==> flow/design.v <==
module EX (
    input clk,
    input rst_n,
    input en,
    input stage_ID_EX__EX_regwrite,
    input stage_ID_EX__EX_memtoreg,
    input stage_ID_EX__EX_memread,
    input stage_ID_EX__EX_memwrite,
    input stage_ID_EX__EX_alusrc,
    input [1:0] stage_ID_EX__EX_aluop,
    input stage_ID_EX__EX_regdst,
    input stage_ID_EX__EX_sys_en,
    input [31:0]stage_ID_EX__EX_rs_data,
    input [31:0]stage_ID_EX__EX_rt_data,
    input [4:0]stage_ID_EX__EX_rs_id,
    input [4:0]stage_ID_EX__EX_rt_id,
    input [4:0]stage_ID_EX__EX_rd_id,
    input [31:0]stage_ID_EX__EX_sign_ext,
    input [2:0]stage_ID_EX__EX_funct3,
    input sys__EX_done,
    output reg stage_EX_MEM__MEM_regwrite,
    output reg stage_EX_MEM__MEM_memtoreg,
    output reg stage_EX_MEM__MEM_memread,
    output reg stage_EX_MEM__MEM_memwrite,
    output reg [31:0] stage_EX_MEM__MEM_alures,
    output reg [31:0] stage_EX_MEM__MEM_store_data,
    output reg [4:0]  stage_EX_MEM__MEM_rd_id,
    output EX__HDUbr_regwrite,
    output EX__HDU_memread,
    output [4:0] EX__HDU_HDUbr_rd_id,
    output reg  EX_stall_for_sys,
    input  FU__EX_rs_wb,
    input  FU__EX_rs_mem,
    input  FU__EX_rt_wb,
    input  FU__EX_rt_mem,
    input [31:0]  WB__EX_for_help,
    input [31:0]  MEM__EX_for_help
);
localparam S0 = 0;  
localparam S1 = 1;  
wire [31:0] FMP1_out_rs;
wire [31:0] FMP1_out_rt;
wire [31:0] FMP2_out_rs;
wire [31:0] FMP2_out_rt;
wire [31:0] alu_in_rs;
wire [31:0] alu_in_rt;
reg  [31:0] alu_res;
assign FMP1_out_rs = (FU__EX_rs_wb)?WB__EX_for_help:stage_ID_EX__EX_rs_data;
assign FMP1_out_rt = (FU__EX_rt_wb)?WB__EX_for_help:stage_ID_EX__EX_rt_data;
assign FMP2_out_rs = (FU__EX_rs_mem)?MEM__EX_for_help:FMP1_out_rs;
assign FMP2_out_rt = (FU__EX_rt_mem)?MEM__EX_for_help:FMP1_out_rt;
assign alu_in_rs = FMP2_out_rs;
assign alu_in_rt = (stage_ID_EX__EX_alusrc)?stage_ID_EX__EX_sign_ext:FMP2_out_rt;
always@* begin
    case ({stage_ID_EX__EX_aluop,stage_ID_EX__EX_funct3})
        5'b00000: alu_res = alu_in_rs+alu_in_rt;
        5'b01000: alu_res = alu_in_rs+alu_in_rt;
        5'b10000: alu_res = alu_in_rs-alu_in_rt;
        5'b01001: alu_res = alu_in_rs<<alu_in_rt[4:0];
        5'b01101: alu_res = alu_in_rs>>alu_in_rt[4:0];
        5'b10101: alu_res = $signed(alu_in_rs)>>>alu_in_rt[4:0];
        5'b01100: alu_res = alu_in_rs^alu_in_rt;
        5'b01110: alu_res = alu_in_rs|alu_in_rt;
        5'b01111: alu_res = alu_in_rs&alu_in_rt;
        default: alu_res = 32'b0;   
    endcase
end
reg curr_state , next_state;
always@(posedge clk) begin
    if (!rst_n) begin
        curr_state <= 0;
    end
    else begin
        curr_state <= next_state;
    end
end
always@* begin
    next_state = curr_state;
    EX_stall_for_sys = 0;
    case(curr_state) 
        S0: begin
                if (stage_ID_EX__EX_sys_en) begin
                    next_state = S1;
                    EX_stall_for_sys = 1;
                end
        end
        S1: begin
                if(!sys__EX_done)
                    EX_stall_for_sys = 1;
                else begin
                    EX_stall_for_sys = 0;
                    next_state = S0;
                end
        end
    endcase
end
always@(posedge clk) begin
    if(!rst_n) begin
        stage_EX_MEM__MEM_regwrite <= 0;
        stage_EX_MEM__MEM_memtoreg <= 0;
        stage_EX_MEM__MEM_memread <= 0;
        stage_EX_MEM__MEM_memwrite <= 0;
        stage_EX_MEM__MEM_alures <= 0;
        stage_EX_MEM__MEM_store_data <= 0;
        stage_EX_MEM__MEM_rd_id <= 0;
    end
    else begin
        if(en) begin
            stage_EX_MEM__MEM_regwrite <= EX_stall_for_sys?0:stage_ID_EX__EX_regwrite;
            stage_EX_MEM__MEM_memtoreg <= EX_stall_for_sys?0:stage_ID_EX__EX_memtoreg;
            stage_EX_MEM__MEM_memread  <= EX_stall_for_sys?0:stage_ID_EX__EX_memread;
            stage_EX_MEM__MEM_memwrite <= EX_stall_for_sys?0:stage_ID_EX__EX_memwrite;
            stage_EX_MEM__MEM_alures   <= alu_res;
            stage_EX_MEM__MEM_store_data <= FMP2_out_rt;
            stage_EX_MEM__MEM_rd_id      <= stage_ID_EX__EX_regdst?stage_ID_EX__EX_rd_id:stage_ID_EX__EX_rt_id; 
        end
    end
end
assign EX__HDU_HDUbr_rd_id = stage_ID_EX__EX_regdst?stage_ID_EX__EX_rd_id:stage_ID_EX__EX_rt_id;
assign EX__HDU_memread = stage_ID_EX__EX_memread;
assign EX__HDUbr_regwrite = stage_ID_EX__EX_regwrite;
endmodule
# Reports on EX
# Each step is given for the RTL above and for the edited RTL.
# "before" refers to lines of the RTL above, "after" to lines of the edited file.
# "diff" is "after" less "before", of the values as shown; "change_rel_pct" is that difference over "before", in percent.
# Operators: Yosys type, input widths -> output width; for muxes data width and select width s.
# Cell names lack the library's common part.
# The mark - stands for no value.
# inputs
top	EX
clock	clk
cell_library	sky130hd
lib_corner	tt_025C_1v80

# Edit of the RTL
# Unified diff, file above to edited file.
# The edit is scripted: it alters the design's behaviour and was not made to optimise anything.
# begin of diff
@@ -56,5 +56,4 @@
         5'b00000: alu_res = alu_in_rs+alu_in_rt;
         5'b01000: alu_res = alu_in_rs+alu_in_rt;
-        5'b10000: alu_res = alu_in_rs-alu_in_rt;
         5'b01001: alu_res = alu_in_rs<<alu_in_rt[4:0];
         5'b01101: alu_res = alu_in_rs>>alu_in_rt[4:0];
# end of diff

# After elaboration
# Counts by Yosys on the flattened word-level netlist (proc, flatten, opt, wreduce; memories kept). Register bits leave out memories and registers merged into their read ports (data or address); mux counts leave out enables and synchronous resets folded into registers. Print and check cells are left out. Cells with the same type and inputs are merged into one.
# word_totals
element	before	after	diff	change_rel_pct
in_bits	195	195	0	0.00
out_inout_bits	81	81	0	0.00
regBits	74	74	0	0.00
# op_classes
element	before	after	diff	change_rel_pct
n_eq	8	7	-1	-12.50
shifts	3	3	0	0.00
add_sub_neg	2	1	-1	-50.00
n_reduce_logical	2	2	0	0.00
n_logic	4	4	0	0.00
mux	14	14	0	0.00
# ops
op	before	after	diff	change_rel_pct
$eq 5x5->1 const B	2	1	-1	-50.00
$pmux 32 s8	1	0	-1	-100.00
$sub 32x32->32	1	0	-1	-100.00
$pmux 32 s7	0	1	1	-
# Operator kinds equal on both sides are left out: 15.

# Logic depth
# Yosys ltp: most cells in a row. Word level: on the elaborated netlist, between registers, memories and ports. Mapped: between sequential cells and ports; inverters and the memories' decode and read muxes count.
# depth
element	before	after	diff	change_rel_pct
depth_word	5	5	0	0.00
ABC_AREA	0	0	-	-
ltp_mapped	26	20	-6	-23.08
depth_no_buf	20	16	-4	-20.00

# Synthesis result
# Source: synth_stat.txt of the flow (Yosys; design flattened, memories mapped). It holds for the ABC_AREA given above (unset counts as 0); a run with the other value may have another netlist.
# mapped
element	before	after	diff	change_rel_pct
stdcells	1813	1670	-143	-7.89
ffs	74	74	0	0.00
buf_cells	127	129	2	1.57
mapped_area_um2	13215.2	11345.9	-1869.3	-14.15
# by_type
cell	before	after	diff	change_rel_pct
mux2i_1	204	151	-53	-25.98
nand2_1	190	224	34	17.89
xnor2_1	47	13	-34	-72.34
ha_1	97	65	-32	-32.99
a21oi_1	115	146	31	26.96
nand2b_1	36	7	-29	-80.56
nor2b_1	57	33	-24	-42.11
mux2_2	41	17	-24	-58.54
inv_1	99	77	-22	-22.22
a22oi_1	36	14	-22	-61.11
and2_1	13	35	22	169.23
clkbuf_1	56	77	21	37.50
o21ai_1	11	32	21	190.91
o22ai_1	32	12	-20	-62.50
nor2_1	142	161	19	13.38
o21ai_0	136	149	13	9.56
buf_2	34	21	-13	-38.24
buf_6	19	7	-12	-63.16
# Cell types equal on both sides are left out: 10.
# Not every row of either side is listed.

# Worst setup path after synthesis
# Source: OpenSTA report_checks on the synthesized netlist (no wires, ideal clock, input and output delay 20% of the period each), path of least setup slack; recovery checks are left aside. Register names are those of the netlist, which keeps one name where synthesis merged equal registers.
# synth_path
element	before	after	diff	change_rel_pct
path_type	input-to-reg	input-to-reg	-	-
from	input FU__EX_rt_wb	input FU__EX_rt_wb	-	-
to	register stage_EX_MEM__MEM_alures[29]	register stage_EX_MEM__MEM_alures[30]	-	-
t_arrival_ps	5587	5015	-572	-10.24
n_path_buf	5	4	-1	-20.00
path_delay_ps	4674	4094	-580	-12.41
launch_ps	1040	1040	0	0.00
t_required_ps	5073	5081	8	0.16
stages	24	19	-5	-20.83
slack_ps	-514	66	580	-
tclk_ps	5200	5200	0	0.00
period_less_setup_slack_ps	5714	5134	-580	-10.15
# "path_delay_ps" is the arrival time less input delay plus setup time.
# "stages" counts driving pins, that of a launching flip-flop among them; a cell with two outputs on the path counts twice.
# "period_less_setup_slack_ps" = period - worst setup slack (recovery checks aside). The figure is calculated, with input and output delays left at 20% of the set period.
# Between the ends stands the longest chain of elaborated cells between them, by number of cells; it is not shown to be the way that was timed. Of several equally long chains one is given.
# A line is the first line of the expression or statement that the cell stems from. Yosys adds cells for indexed reads and writes and turns some case tables into memories.
# synth_between_before
cell_sequence	buf_6 mux2_2 o221ai_4 buf_6 buf_6 buf_2 buf_2 ha_1 a41oi_1 nor3_2 o311a_1 o21a_2 a31oi_1 xnor2_1 ha_1 a21oi_1 o21ai_0 a211oi_1 nand3b_1 o21ai_0 o221ai_1 nor2b_1 mux2i_1 or3_1
elab_chain_cells	5
cone_cells	12
cone_classes	2 x add/sub; 3 x shift; 4 x mux; 3 x logic
# synth_lines_before
element	line	text
start: declaration	34	input  FU__EX_rt_wb,
$mux 32	49	assign FMP1_out_rt = (FU__EX_rt_wb)?WB__EX_for_help:stage_ID_EX__EX_rt_data;
$mux 32	51	assign FMP2_out_rt = (FU__EX_rt_mem)?MEM__EX_for_help:FMP1_out_rt;
$mux 32	53	assign alu_in_rt = (stage_ID_EX__EX_alusrc)?stage_ID_EX__EX_sign_ext:FMP2_out_rt;
$sub 32x32->32	58	5'b10000: alu_res = alu_in_rs-alu_in_rt;
$pmux 32 s8	55	case ({stage_ID_EX__EX_aluop,stage_ID_EX__EX_funct3})
end: assignment	103	stage_EX_MEM__MEM_alures <= 0;
end: assignment	113	stage_EX_MEM__MEM_alures   <= alu_res;
end: declaration	25	output reg [31:0] stage_EX_MEM__MEM_alures,
# synth_between_after
cell_sequence	buf_6 mux2_4 o221ai_4 inv_2 buf_6 buf_6 buf_2 ha_1 fa_1 a211oi_1 nor2_1 o311a_1 nor3b_2 nor3_1 or3_1 a21oi_1 o21bai_1 mux2i_1 o221a_1
elab_chain_cells	5
cone_cells	11
cone_classes	1 x add/sub; 3 x shift; 4 x mux; 3 x logic
# synth_lines_after
element	line	text
start: declaration	34	input  FU__EX_rt_wb,
$mux 32	49	assign FMP1_out_rt = (FU__EX_rt_wb)?WB__EX_for_help:stage_ID_EX__EX_rt_data;
$mux 32	51	assign FMP2_out_rt = (FU__EX_rt_mem)?MEM__EX_for_help:FMP1_out_rt;
$mux 32	53	assign alu_in_rt = (stage_ID_EX__EX_alusrc)?stage_ID_EX__EX_sign_ext:FMP2_out_rt;
$add 32x32->32	57	5'b01000: alu_res = alu_in_rs+alu_in_rt;
$pmux 32 s7	55	case ({stage_ID_EX__EX_aluop,stage_ID_EX__EX_funct3})
end: assignment	102	stage_EX_MEM__MEM_alures <= 0;
end: assignment	112	stage_EX_MEM__MEM_alures   <= alu_res;
end: declaration	25	output reg [31:0] stage_EX_MEM__MEM_alures,

# Worst path after layout
# Path of least setup slack in the final report of each run of pair A (OpenROAD, finished layout, wires in). Where an end is a register, its clock arrival counts in the times.
# The path's times are printed in steps of 10 ps; the period is the one set.
# layout_path
element	before	after	diff	change_rel_pct
path_type	input-to-reg	input-to-reg	-	-
from	input stage_ID_EX__EX_funct3[1]	input WB__EX_for_help[0]	-	-
to	register stage_EX_MEM__MEM_alures[25]	register stage_EX_MEM__MEM_alures[30]	-	-
tclk_ps	5120	5120	0	0.00
n_path_buf	7	2	-5	-71.43
t_required_ps	5380	5390	10	0.19
t_arrival_ps	5240	5240	0	0.00
launch_ps	1020	1020	0	0.00
stages	24	17	-7	-29.17
slack_ps	140	150	10	-
# Between the ends stands the longest chain of elaborated cells between them, by number of cells; it is not shown to be the way that was timed. Of several equally long chains one is given.
# layout_between_before
cell_sequence	clkdlybuf4s50_1 or2_2 buf_4 nor3_2 buf_4 a311oi_2 nor3_4 o311a_1 o21a_4 nand2_4 a21oi_2 xnor2_1 ha_1 buf_4 a21boi_0 a211oi_2 nand3b_1 buf_4 o211ai_1 buf_4 xor2_1 buf_4 a32oi_2 a21oi_1
elab_chain_cells	3
cone_cells	11
lines_between	1
cone_classes	8 x eq/ne; 1 x mux; 2 x reduce/logical
# layout_lines_before
element	line	text
start: declaration	19	input [2:0]stage_ID_EX__EX_funct3,
$eq 5x4->1	55	case ({stage_ID_EX__EX_aluop,stage_ID_EX__EX_funct3})
$reduce_or 2->1	-
$pmux 32 s8	55
end: assignment	103	stage_EX_MEM__MEM_alures <= 0;
end: assignment	113	stage_EX_MEM__MEM_alures   <= alu_res;
end: declaration	25	output reg [31:0] stage_EX_MEM__MEM_alures,
# layout_between_after
cell_sequence	clkdlybuf4s50_1 mux2_4 o221ai_4 inv_2 ha_1 fa_1 a211oi_1 nor2_1 o311a_1 nor3b_2 buf_4 nor3_1 or3_1 a21oi_2 o21bai_1 mux2i_1 o221a_1
elab_chain_cells	5
cone_cells	10
cone_classes	1 x add/sub; 3 x shift; 6 x mux
# layout_lines_after
element	line	text
start: declaration	36	input [31:0]  WB__EX_for_help,
$mux 32	49	assign FMP1_out_rt = (FU__EX_rt_wb)?WB__EX_for_help:stage_ID_EX__EX_rt_data;
$mux 32	51	assign FMP2_out_rt = (FU__EX_rt_mem)?MEM__EX_for_help:FMP1_out_rt;
$mux 32	53	assign alu_in_rt = (stage_ID_EX__EX_alusrc)?stage_ID_EX__EX_sign_ext:FMP2_out_rt;
$add 32x32->32	57	5'b01000: alu_res = alu_in_rs+alu_in_rt;
$pmux 32 s7	55	case ({stage_ID_EX__EX_aluop,stage_ID_EX__EX_funct3})
end: assignment	102	stage_EX_MEM__MEM_alures <= 0;
end: assignment	112	stage_EX_MEM__MEM_alures   <= alu_res;
end: declaration	25	output reg [31:0] stage_EX_MEM__MEM_alures,

# Flow runs
# Both versions went through the flow (Yosys, OpenROAD) with the same settings in each pair. Constraints: input delay and output delay 20% of the set period each, output load 0.01 pF.
# settings_pair_A
period_ns	5.12
CAP_MARGIN	20
CORE_MARGIN	2
CORE_UTILIZATION	40
SLEW_MARGIN	20
# measured_pair_A
element	before	after	diff	change_rel_pct
layout_utilization_frac	0.572	0.549	-0.023	-
power.total_uw	3737	3144	-593	-15.87
timing.setup.ws_ps	141	151	10	-
post_route_stdcell_area_um2	18602.8	15297.2	-3305.6	-17.77
achieved_period_ps	4979	4969	-10	-0.20
dieArea_um2	34508.6	29728.7	-4779.9	-13.85
tns_ps	0	0	0	-
holdWs_ps	451	471	20	-
synthesis_area_um2	13215.2	11345.9	-1869.3	-14.15
# settings_pair_B
CAP_MARGIN	0
CELL_PAD_IN_SITES_GLOBAL_PLACEMENT	1
CORE_MARGIN	3
CORE_UTILIZATION	24
GPL_TIMING_DRIVEN	0
MAX_ROUTING_LAYER	met5
PLACE_DENSITY_LB_ADDON	0.03
TNS_END_PERCENT	80
period_ns	6.44
SLEW_MARGIN	20
# measured_pair_B
element	before	after	diff	change_rel_pct
layout_utilization_frac	0.327	0.325	-0.002	-
power.total_uw	3083	2635	-448	-14.53
timing.setup.ws_ps	121	205	84	-
post_route_stdcell_area_um2	17725.8	15164.5	-2561.3	-14.45
achieved_period_ps	6319	6235	-84	-1.33
dieArea_um2	57914.8	49918.7	-7996.1	-13.81
tns_ps	0	0	0	-
holdWs_ps	475	451	-24	-
synthesis_area_um2	13215.2	11345.9	-1869.3	-14.15
# "achieved_period_ps" means the clock period less the worst setup slack. The figure is calculated, with input and output delays left at 20% of the set period.
# By "power.total_uw" is meant OpenSTA's value without simulated activity: inputs other than the clock are taken to toggle once in ten clock periods, and the tool carries that through the logic.
